==> flow/design.v <==
`timescale 1ns / 1ps
module axi_to_apb_bridge (
    input  logic        clk,
    input  logic        rst_n,
    input  logic [31:0] awaddr,
    input  logic        awvalid,
    output logic        awready,
    input  logic [31:0] wdata,
    input  logic        wvalid,
    output logic        wready,
    output logic        bvalid,
    input  logic        bready,
    output logic        PSEL,
    output logic        PENABLE,
    output logic        PWRITE,
    output logic [31:0] PADDR,
    output logic [31:0] PWDATA
);
    typedef enum logic [2:0] {IDLE, SETUP, ACCESS, WAIT_DONE} state_t;
    state_t state;
    logic [31:0] addr_reg;
    int burst_cnt;
    localparam int burst_len = 4;
    always_ff @(posedge clk or negedge rst_n) begin
        if (!rst_n) begin
            state     <= IDLE;
            awready   <= 0;
            wready    <= 0;
            bvalid    <= 0;
            PSEL      <= 0;
            PENABLE   <= 0;
            PWRITE    <= 0;
            PADDR     <= 0;
            PWDATA    <= 0;
            addr_reg  <= 0;
            burst_cnt <= 0;
        end else begin
            case (state)
                IDLE: begin
                    if (awvalid) begin
                        awready <= 1;
                    end
                    if (awvalid && awready) begin
                        addr_reg  <= awaddr;
                        burst_cnt <= 0;
                        awready   <= 0;
                        state     <= SETUP;
                    end
                end
                SETUP: begin
                    if (wvalid) begin
                        wready  <= 1;
                        PADDR   <= addr_reg;
                        PWDATA  <= wdata;
                        PWRITE  <= 1;
                        PSEL    <= 1;
                        state   <= ACCESS;
                    end
                end
                ACCESS: begin
                    wready  <= 0;
                    PENABLE <= 1;
                    state   <= WAIT_DONE;
                end
                WAIT_DONE: begin
                    PENABLE <= 0;
                    PSEL    <= 0;
                    PWRITE  <= 0;
                    burst_cnt <= burst_cnt + 1;
                    addr_reg  <= addr_reg + 4;
                    if (burst_cnt == burst_len - 1) begin
                        bvalid <= 1;
                        state  <= IDLE;
                    end else begin
                        state <= SETUP;
                    end
                end
            endcase
            if (bvalid && bready) begin
                bvalid <= 0;
                awready <= 1;
                burst_cnt  <= 0;
            end
        end
    end
endmodule
# == Tool chain data of axi_to_apb_bridge ==
# Module axi_to_apb_bridge before and after one edit of its RTL, step after step.
# Lines under "before" count in the file above, lines under "after" in the edited file.
# "diff" is "after" less "before", of the values as shown.
# Cell names lack the library's common part.
# A cell with n/a has no value.
# setup
top,axi_to_apb_bridge
clock,clk
library,sky130hd
lib_corner,tt_025C_1v80

# == Edit of the RTL ==
# Unified diff, file above to edited file.
# The edited RTL no longer does the same as the RTL above: the edit was made by script, with no optimisation intended.
# begin of diff
@@ -77,5 +77,5 @@
                 end
             endcase
-            if (bvalid && bready) begin
+            if (bvalid || bready) begin
                 bvalid <= 0;
                 awready <= 1;
# end of diff

# == Elaborated design ==
# Yosys after proc, flatten, opt, wreduce and memory -nomap, before mapping. Memory bits, and registers merged into a memory's read port (data or address), are not among the register bits. Print and check cells are not counted. Equal cells are merged and count once.
# bits
item,before,after,diff
in_bits,69,69,0
reg_bits,136,136,0
output_inout_bits,70,70,0
# classes
item,before,after,diff
mux,20,20,0
add_sub_neg,2,2,0
equal,7,7,0
reduce_and_logical,21,21,0
# op_table
cell,before,after,diff
1-bit logical AND,2,1,-1
1-bit logical OR,0,1,1
1-bit two-way mux,9,9,0
2-bit AND reduction,7,7,0
2-bit nonzero test,7,7,0
32-bit two-way mux,3,3,0
1-bit parallel mux with 2-bit select,3,3,0
3-bit by 2-bit == test with 1-bit output with constant B,2,2,0
3-bit two-way mux,2,2,0
2-bit inequality test with constant B,2,2,0
32-bit parallel mux with 2-bit select,2,2,0
3-bit nonzero test,2,2,0
32-bit by 2-bit adder with 32-bit output with constant B,1,1,0
32-bit by 3-bit adder with 32-bit output with constant B,1,1,0
3-bit by 1-bit == test with 1-bit output with constant B,1,1,0
32-bit by 3-bit == test with 1-bit output with constant B,1,1,0
3-bit zero test,1,1,0
3-bit inequality test with constant B,1,1,0
3-bit parallel mux with 4-bit select,1,1,0
3-bit AND reduction,1,1,0
4-bit nonzero test,1,1,0

# == Logic depth ==
# Depth = most cells in a row (Yosys ltp): at word level without a register or memory, in the mapped netlist without a sequential cell, where the memories' decode and read muxes count.
# depth
item,before,after,diff
ltp_word,4,4,0
ABC_AREA,0,0,n/a
ltp_mapped,7,7,0
depth_no_buf,6,6,0

# == Netlist ==
# Source: synth_stat.txt of the flow (Yosys; design flattened, memories mapped). It holds for the ABC_AREA given above (unset counts as 0); a run with the other value may have another netlist.
# synth_totals
item,before,after,diff
flip_flops,137,137,0
yosys_area_mm2,0.0068316,0.0068941,0.0000625
cell_count,643,697,54
n_buf,38,44,6
# by_type
cell,before,after,diff
nand2_1,65,95,30
mux2_2,84,63,-21
o21ai_0,26,45,19
a21oi_1,36,54,18
o22ai_1,25,11,-14
nor2_1,35,43,8
clkbuf_1,18,24,6
and3_1,8,14,6
nand3_1,38,33,-5
nand4_1,22,17,-5
nor3_1,9,14,5
inv_1,10,14,4
xor2_1,6,2,-4
a211o_1,4,0,-4
and2_1,0,4,4
nor3_2,0,4,4
nor4_2,0,4,4
nor4_1,13,10,-3
# The list need not be complete.

# == Path before layout ==
# Path of least setup slack by OpenSTA after synthesis, without wires, with an ideal clock, recovery checks aside; 20% of the period is set as input and as output delay. Where synthesis merged equal registers, the netlist keeps one of their names.
# synth_timing
item,before,after,diff
path_type,input port to flip-flop,input port to flip-flop,n/a
from,input port bready,input port bready,n/a
to,register burst_cnt[11],register burst_cnt[11],n/a
t_required_ps,4882,4921,39
path_slack_ps,2703,2766,63
delay_ps,1297,1234,-63
driving_pins,6,6,0
arrival_ps,2179,2155,-24
in_delay_ps,1000,1000,0
period_ps,5000,5000,0
period_less_setup_slack_ps,2297,2234,-63
# "delay_ps" = arrival - input delay + setup time.
# "driving_pins": output pins that drive a net of the path, with the launching flip-flop's if there is one; two outputs of one cell count as two.
# "period_less_setup_slack_ps" = period - worst setup slack (recovery checks aside). The figure is calculated, with input and output delays left at 20% of the set period.
# Between the ends stands the longest chain of elaborated cells between them, by number of cells; it is not shown to be the way that was timed. Of several equally long chains one is given.
# Each line given opens the expression or statement behind the cell; cells for indexed reads and writes are added by Yosys, which also makes memories of some case tables.
# At most two assigning lines are given for a register; there are more.
# synth_via_before
path_cell_list,nand2_1 clkbuf_1 a311oi_1 nand2_1 o2bb2ai_1 a21o_1
elab_chain_cells,3
cells_between,5
cone_lines,1
cone_classes,1 x eq/ne; 1 x mux; 3 x reduce/logical
# synth_lines_before
item,line,text
start: declaration,12,"input  logic        bready,"
1-bit logical AND,79,if (bvalid && bready) begin
3-bit nonzero test,n/a,
2-bit AND reduction,n/a,
end: assignment,69,burst_cnt <= burst_cnt + 1;
end: assignment,82,burst_cnt  <= 0;
end: declaration,22,int burst_cnt;
# synth_via_after
path_cell_list,or3b_2 buf_2 nor2_4 nor2_1 o22a_1 mux2i_1
elab_chain_cells,3
cells_between,5
cone_lines,1
cone_classes,1 x eq/ne; 1 x mux; 3 x reduce/logical
# synth_lines_after
item,line,text
start: declaration,12,"input  logic        bready,"
1-bit logical OR,79,if (bvalid || bready) begin
3-bit nonzero test,n/a,
2-bit AND reduction,n/a,
end: assignment,69,burst_cnt <= burst_cnt + 1;
end: assignment,82,burst_cnt  <= 0;
end: declaration,22,int burst_cnt;

# == Path in the finished layout ==
# From the final timing report of the runs of pair 1: the path of least setup slack in the routed layout; clock arrival at registers is part of the times.
# The report prints the path's times to 10 ps; the period is as set.
# layout_timing
item,before,after,diff
path_type,input port to flip-flop,input port to flip-flop,n/a
from,input port awvalid,input port awvalid,n/a
to,register burst_cnt[11],register burst_cnt[30],n/a
in_delay_ps,1000,1000,0
t_required_ps,5360,5330,-30
arrival_ps,3540,3500,-40
driving_pins,6,5,-1
path_slack_ps,1820,1820,0
period_ps,5000,5000,0
# Between the ends stands the longest chain of elaborated cells between them, by number of cells; it is not shown to be the way that was timed. Of several equally long chains one is given.
# At most two assigning lines are given for a register; there are more.
# layout_via_before
path_cell_list,clkdlybuf4s50_1 nand3_2 a311oi_1 nand2_1 nor4b_1 a21o_1
elab_chain_cells,4
cells_between,6
cone_lines,3
cone_classes,1 x eq/ne; 3 x mux; 2 x reduce/logical
# layout_lines_before
item,line,text
start: declaration,6,"input  logic        awvalid,"
1-bit logical AND,43,if (awvalid && awready) begin
32-bit two-way mux,43,
32-bit parallel mux with 2-bit select,38,case (state)
32-bit two-way mux,79,if (bvalid && bready) begin
end: assignment,69,burst_cnt <= burst_cnt + 1;
end: assignment,82,burst_cnt  <= 0;
end: declaration,22,int burst_cnt;
# layout_via_after
path_cell_list,clkdlybuf4s50_1 a21bo_2 nand2_1 or4_1 o211ai_1
elab_chain_cells,4
cells_between,6
cone_lines,3
cone_classes,1 x eq/ne; 3 x mux; 2 x reduce/logical
# layout_lines_after
item,line,text
start: declaration,6,"input  logic        awvalid,"
1-bit logical AND,43,if (awvalid && awready) begin
32-bit two-way mux,43,
32-bit parallel mux with 2-bit select,38,case (state)
32-bit two-way mux,79,if (bvalid || bready) begin
end: assignment,69,burst_cnt <= burst_cnt + 1;
end: assignment,82,burst_cnt  <= 0;
end: declaration,22,int burst_cnt;

# == Measured runs ==
# Runs of the flow (Yosys, OpenROAD) on both versions; the two runs of a pair have the same settings. The constraints put input and output delay at 20% of the set period each and load the outputs with 0.01 pF.
# settings_pair_1
CORE_UTILIZATION,40
period_ns,5.0
CAP_MARGIN,20
CORE_MARGIN,2
SLEW_MARGIN,20
# measured_pair_1
item,before,after,diff
synth_chip_area_mm2,0.0068316,0.0068941,0.0000625
fin_power_mw,5.170,4.257,-0.913
period_reached_ps,3180,3175,-5
final_cell_area_mm2,0.0089749,0.0090161,0.0000412
holdWs_ps,420,439,19
worstSetupSlack_ps,1820,1825,5
finalUtil_pct,53.9,52.9,-1.0
final_die_area_mm2,0.01814,0.018302,0.000162
tns_ps,0,0,0
# settings_pair_2
CELL_PAD_IN_SITES_GLOBAL_PLACEMENT,0
CORE_ASPECT_RATIO,0.6
CORE_UTILIZATION,33
GPL_ROUTABILITY_DRIVEN,0
GPL_TIMING_DRIVEN,1
MIN_ROUTING_LAYER,met1
PLACE_DENSITY_LB_ADDON,0.25
SETUP_SLACK_MARGIN,0.01
period_ns,5.67
CAP_MARGIN,20
CORE_MARGIN,2
SLEW_MARGIN,20
# measured_pair_2
item,before,after,diff
synth_chip_area_mm2,0.0068316,0.0068941,0.0000625
fin_power_mw,4.566,3.772,-0.794
period_reached_ps,3427,3245,-182
final_cell_area_mm2,0.0090124,0.0090649,0.0000525
holdWs_ps,422,432,10
worstSetupSlack_ps,2243,2425,182
finalUtil_pct,44.7,44.8,0.1
final_die_area_mm2,0.0219066,0.0221014,0.0001948
tns_ps,0,0,0
# "period_reached_ps" is the run's clock period less its worst setup slack. It is reckoned from that one timing run; input and output delays stay at 20% of the period that was set.
# "fin_power_mw": no workload was simulated; the value follows from the tool's default switching activity.
